==> flow/design.v <==
module mac #(
	parameter N = 16,  
	parameter Q = 12  
	)(
	input logic clk, sclr, ce,
	input logic [N-1:0] a_i, b_i, 
	input logic [N*2-1:0] c_i,
	output logic [N*2-1:0] r_o
	);
	always_ff @(posedge clk or posedge sclr) begin
		if (sclr) r_o <= 'd0;
		else if (ce) begin
				r_o <= (a_i * b_i + c_i);  
			end
	end
endmodule
module variable_shift_register #(parameter WIDTH = 8, parameter SIZE = 3)(
	input logic clk, rst, ce,
	input logic [WIDTH-1:0] data_i,
	output logic [WIDTH-1:0] data_o
	);
	logic [WIDTH-1:0] sh_r [SIZE-1:0];  
	generate 
	genvar i;
	for (i = 0; i < SIZE; i = i + 1) begin : for_loop
		always_ff @(posedge clk or posedge rst) begin
			if (rst) sh_r[i] <= 'd0; 
			else begin
				if (ce) begin
					if (i == 'd0) sh_r[i] <= data_i;
					else sh_r[i] <= sh_r[i - 1];
				end
			end
		end
	end : for_loop
	endgenerate
	assign data_o = sh_r[SIZE - 1];
endmodule
`timescale 1ns / 1ps
module convolver #(
	parameter n = 8'h0a,	 
	parameter k = 8'h03,  
	parameter s = 1,  
	parameter BL = 16,  
	parameter Q = 12  
	)(
	input logic clk,
	input logic rst,
	input logic ce,
	input logic [BL-1:0] activation,
	input logic [(k*k)*BL-1:0] weight1,
	output logic [31:0] conv_op,
	output logic valid_conv,
	output logic end_conv
	);
	logic [31:0] count1;  
	logic [31:0] count2;  
	logic [31:0] count3;  
	logic [31:0] row_count;  
	logic en1, en2, en3;  
	logic [BL-1:0] weight [0:k*k-1];
	generate
		genvar j;
		for (j = 0; j < k*k; j = j + 1) begin : for_loop
			assign weight[j][BL-1:0] = weight1[BL*j +: BL];
		end : for_loop
	endgenerate
	logic [BL*2-1:0] tmp [k*k+1:0];
	assign tmp[0] = 32'h00000000;
	generate
	genvar i;
	for (i = 0; i < k*k; i = i + 1) begin : for_loop1
		if ((i+1) % k == 0) begin 					 
			if (i == k*k - 1) begin 				 
				mac #(.N(BL), .Q(Q)) MAC0(
					.clk(clk),
					.sclr(rst),
					.ce(ce),
					.a_i(activation),
					.b_i(weight[i]),
					.c_i(tmp[i]),
					.r_o(conv_op)
				);
			end
			else begin
				logic [BL*2-1:0] tmp2;
				mac #(.N(BL), .Q(Q)) MAC1(
					.clk(clk),
					.sclr(rst),
					.ce(ce),
					.a_i(activation),
					.b_i(weight[i]),
					.c_i(tmp[i]),
					.r_o(tmp2)
				);
				variable_shift_register #(.WIDTH(BL*2), .SIZE(n-k)) SR(
					.clk(clk),
					.rst(rst),
					.ce(ce),
					.data_i(tmp2),
					.data_o(tmp[i+1])
					);
			end
		end
		else begin
			mac #(.N(BL), .Q(Q)) MAC2(
					.clk(clk),
					.sclr(rst),
					.ce(ce),
					.a_i(activation),
					.b_i(weight[i]),
					.c_i(tmp[i]),
					.r_o(tmp[i+1])
				);
		end
	end : for_loop1
	endgenerate
	always_ff @(posedge clk) begin
		if (rst) begin
			count1 <= 0;
			count2 <= 0;
			count3 <= 0;
			row_count <= 0;
			en1 <= 0;
			en2 <= 1;
			en3 <= 0;
		end
		else if (ce) begin
		if (ce) begin
			if (count1 == (k-1)*n + k - 1) begin  
				count1 <= count1 + 1'b1;
				en1 <= 1'b1;
			end
			else count1 <= count1 + 1'b1;
		end
		if (en1 && en2) begin
			if (count2 == n - k) begin
				count2 <= 0;
				en2 <= 0;
				row_count <= row_count + 1'b1;
			end
			else count2 <= count2 + 1'b1;
		end
		if(~en2) begin
			if(count3 == k-2) begin
				count3<=0;
				en2 <= 1'b1;
			end
		else
			count3 <= count3 + 1'b1;
		end
		if((((count2 + 1) % s == 0) && (row_count % s == 0))
			||(count3 == k-2)&&(row_count % s == 0)
			||(count1 == (k-1)*n+k-1))
		begin                                                                                                                        
			en3 <= 1;                                                                                                                             
		end
		else 
			en3 <= 0;
		end
	end
	assign end_conv = (count1>= n*n+2) ? 1'b1 : 1'b0;
	assign valid_conv = (en1&&en2&&en3);
endmodule
# == From RTL to reports: convolver ==
# Tool output for the design above, in the order of the flow.
# Line numbers count from 1 in the design file above.
# The mark - stands for no value.
# setup
top,convolver
clk_port,clk
cell_library,sky130hd
pvt_corner,tt_025C_1v80

# == After elaboration ==
# Counts by Yosys on the flattened word-level netlist (proc, flatten, opt, wreduce). Print and check cells are left out. Cells with the same type and inputs are merged into one.
# word_totals
reg_bits,835
latchBits,0
mem_bits_rw,0
mem_bits_ro,0
clocked_rd_ports_x_width,0
n_memories,0
in_bits,163
out_inout_bits,34
word_cells,66
# classes
addsub,11
multipliers,9
n_div,0
cmp,1
n_eq,3
shift,0
n_mux,7
logic,1
reduce_logical,5
# ops
cell,count
multiplier 16 x 16 -> 32 bit,9
adder 32 bit,8
adder 32 x 1 -> 32 bit (second input constant),3
2-to-1 mux 32 bit,2
== test 32 x 1 -> 1 bit (second input constant),1
== test 32 x 3 -> 1 bit (second input constant),1
== test 32 x 5 -> 1 bit (second input constant),1
>= comparator 32 x 7 -> 1 bit (second input constant),1
AND reduction 2 bit,3
2-to-1 mux 1 bit,5
logical AND 1 bit,2
inverter 1 bit,1

# == Logic depth ==
# Yosys ltp: most cells in a row. Word level: on the elaborated netlist, between registers, memories and ports. Mapped: between sequential cells and ports; inverters and the memories' decode and read muxes count.
# depth
depth_word,5
ABC_AREA,0
ltp_mapped,26

# == After synthesis ==
# Yosys stat after the flow's synthesis: flattened, memories mapped to cells. It holds for the ABC_AREA given above (unset counts as 0); a run with the other value may have another netlist.
# Totals and module areas in this step are rounded.
# mapped
stdcells,12211
yosys_area_um2,115000
seq_area_um2,20400
ffs,835
buffers,550
# types
type,count,type_area_um2
sky130_fd_sc_hd__fa_1,1994,3.99E+04
sky130_fd_sc_hd__dfrtp_1,736,1.84E+04
sky130_fd_sc_hd__ha_1,901,1.13E+04
sky130_fd_sc_hd__inv_1,2931,1.1E+04
sky130_fd_sc_hd__and2_1,1110,6944.16
sky130_fd_sc_hd__mux2_2,543,6.11E+03
sky130_fd_sc_hd__nand2_1,1487,5.58E+03
sky130_fd_sc_hd__clkbuf_1,534,2E+03
sky130_fd_sc_hd__dfxtp_1,99,1.98E+03
sky130_fd_sc_hd__xnor2_1,190,1.66E+03
sky130_fd_sc_hd__a21oi_1,257,1.29E+03
sky130_fd_sc_hd__xor2_1,125,1094.8
sky130_fd_sc_hd__o21ai_0,191,955.917
sky130_fd_sc_hd__nor2_1,221,829.546
sky130_fd_sc_hd__a21o_1,110,825.792
sky130_fd_sc_hd__nand3_1,79,395.379
sky130_fd_sc_hd__a31oi_1,54,337.824
sky130_fd_sc_hd__o21ai_1,63,315.302
# Not listed: further types 69, cells in them 586.
# By module: a second synthesis without flattening, with its own total; a netlist apart from the flattened one above.
# unflattened
cells_unflattened,12842
area_unflattened_um2,121000
# Rows give one instance, submodules left out.
# modules
mod,n_inst,n_cells,mod_area_um2
mac,9,1261,10900
"variable_shift_register #(WIDTH=32, SIZE=7)",2,474,8980
convolver,1,545,4730

# == Timing after synthesis ==
# Source: OpenSTA report_checks on the synthesized netlist (no wires, ideal clock, input and output delay 20% of the period each), path of least setup slack; recovery checks are left aside. Register names are those of the netlist, which keeps one name where synthesis merged equal registers.
# synth_timing
path_type,input to register
startpoint,input port rst
endpoint,register en2
clock_period_ns,8.0
setup_ns,0.843
arrival_time_ns,17.692
setup_slack_ns,-10.536
path_delay_ns,16.935
stages,2
period_less_setup_slack_ns,18.536
# "path_delay_ns" is the arrival time less input delay plus setup time.
# "stages" counts driving pins, that of a launching flip-flop among them; a cell with two outputs on the path counts twice.
# "period_less_setup_slack_ns" = period - worst setup slack (recovery checks aside). The figure is calculated, with input and output delays left at 20% of the set period.
# A register here has more assigning lines than the two given.
# synth_between
path_cell_list,sky130_fd_sc_hd__inv_1 sky130_fd_sc_hd__o21ai_0
elab_chain_cells,0
cone_cells,0
cone_lines,0
# synth_lines
element,line_no,source
"start, declared",48,"input logic rst,"
"end, assigned",125,en2 <= 1;
"end, assigned",139,en2 <= 0;
"end, declared",60,"logic en1, en2, en3;"

# == Worst path after layout ==
# From the final timing report of run B: the path of least setup slack in the routed layout; clock arrival at registers is part of the times.
# layout_timing
path_type,input to register
startpoint,input port activation[8]
endpoint,register for_loop1[1].genblk1.MAC2.r_o[31]
clock_period_ns,12.8
setup_ns,0.11
arrival_time_ns,10.06
setup_slack_ns,3.35
stages,23
# Between the ends stands the longest chain of elaborated cells between them, by number of cells; it is not shown to be the way that was timed. Of several equally long chains one is given.
# Each line given opens the expression or statement behind the cell; cells for indexed reads and writes are added by Yosys, which also makes memories of some case tables.
# layout_between
path_cell_list,sky130_fd_sc_hd__buf_6 sky130_fd_sc_hd__buf_4 sky130_fd_sc_hd__and2_1 sky130_fd_sc_hd__fa_1 sky130_fd_sc_hd__inv_1 sky130_fd_sc_hd__fa_1 sky130_fd_sc_hd__fa_1 sky130_fd_sc_hd__inv_1 sky130_fd_sc_hd__fa_1 sky130_fd_sc_hd__fa_1 sky130_fd_sc_hd__inv_1 sky130_fd_sc_hd__fa_1 sky130_fd_sc_hd__inv_1 sky130_fd_sc_hd__ha_1 sky130_fd_sc_hd__nor3_1 sky130_fd_sc_hd__o21ai_0 sky130_fd_sc_hd__a21oi_1 sky130_fd_sc_hd__a31oi_1 sky130_fd_sc_hd__a41oi_1 sky130_fd_sc_hd__o311ai_1 sky130_fd_sc_hd__a31oi_1 sky130_fd_sc_hd__xnor2_1 sky130_fd_sc_hd__mux2_2
elab_chain_cells,2
cone_cells,2
cone_lines,1
cone_classes,add/sub (1); mul (1)
# layout_lines
element,line_no,source
"start, declared",50,"input logic [BL-1:0] activation,"
multiplier 16 x 16 -> 32 bit,13,r_o <= (a_i * b_i + c_i);
adder 32 bit,13,
"end, assigned",11,if (sclr) r_o <= 'd0;
"end, assigned",13,
"end, declared",8,output logic [N*2-1:0] r_o

# Design convolver on sky130hd. What follows are 6 stored runs of the flow, each under its own settings; their order means nothing. The constraints put input and output delay at 20% of the set period each and load the outputs with 0.01 pF.
# "clock_period_reached_ns" is the run's clock period less its worst setup slack. It is reckoned from that one timing run; input and output delays stay at 20% of the period that was set.
# The results are shown rounded.
# Settings: n/a = not set for that run.
# Among the results, n/a means that no value is shown for the run.
item,run A,run B,run C,run D,run E,run F
CAP_MARGIN,5,20,30,30,20,20
CELL_PAD_IN_SITES_DETAIL_PLACEMENT,2,1,n/a,n/a,n/a,n/a
CORE_ASPECT_RATIO,1.1,1.53,0.77,n/a,n/a,n/a
CORE_UTILIZATION,26,55,40,57,40,40
CTS_CLUSTER_DIAMETER,354,391,n/a,398,398,n/a
GPL_TIMING_DRIVEN,1,n/a,0,n/a,n/a,n/a
MAX_ROUTING_LAYER,met4,met4,met5,n/a,n/a,n/a
MIN_ROUTING_LAYER,met2,n/a,n/a,met2,n/a,n/a
PLACE_DENSITY,0.72,n/a,n/a,n/a,n/a,n/a
SETUP_SLACK_MARGIN,1.27,2.11,n/a,0.26,0.26,n/a
period_ns,5.77,12.8,4.58,8.38,7.26,8.0
CORE_MARGIN,2,7,2,4,2,2
SLEW_MARGIN,20,20,20,5,20,20
TNS_END_PERCENT,n/a,70,n/a,60,n/a,n/a
PLACE_DENSITY_LB_ADDON,n/a,n/a,0.09,n/a,n/a,n/a
ABC_AREA,n/a,n/a,n/a,1,n/a,n/a
GPL_ROUTABILITY_DRIVEN,n/a,n/a,n/a,1,n/a,n/a
HOLD_SLACK_MARGIN,n/a,n/a,n/a,0.11,n/a,n/a
worst_setup_slack_ns,n/a,3.35,-1.96,1.20,0.313,0.462
fin_tns_ns,n/a,0.000,-289,0.000,0.000,0.000
post_synth_area_um2,n/a,115000,115000,125000,115000,115000
cell_area_final_um2,n/a,122000,140000,134000,137000,131000
clock_period_reached_ns,n/a,9.449,6.542,7.177,6.947,7.538
finalUtil_pct,n/a,58.9,49.1,61.7,47.6,45.5
total_die_area_um2,n/a,223000,292000,228000,292000,292000
# Run A: not finished: routing ended with error GRT-0116
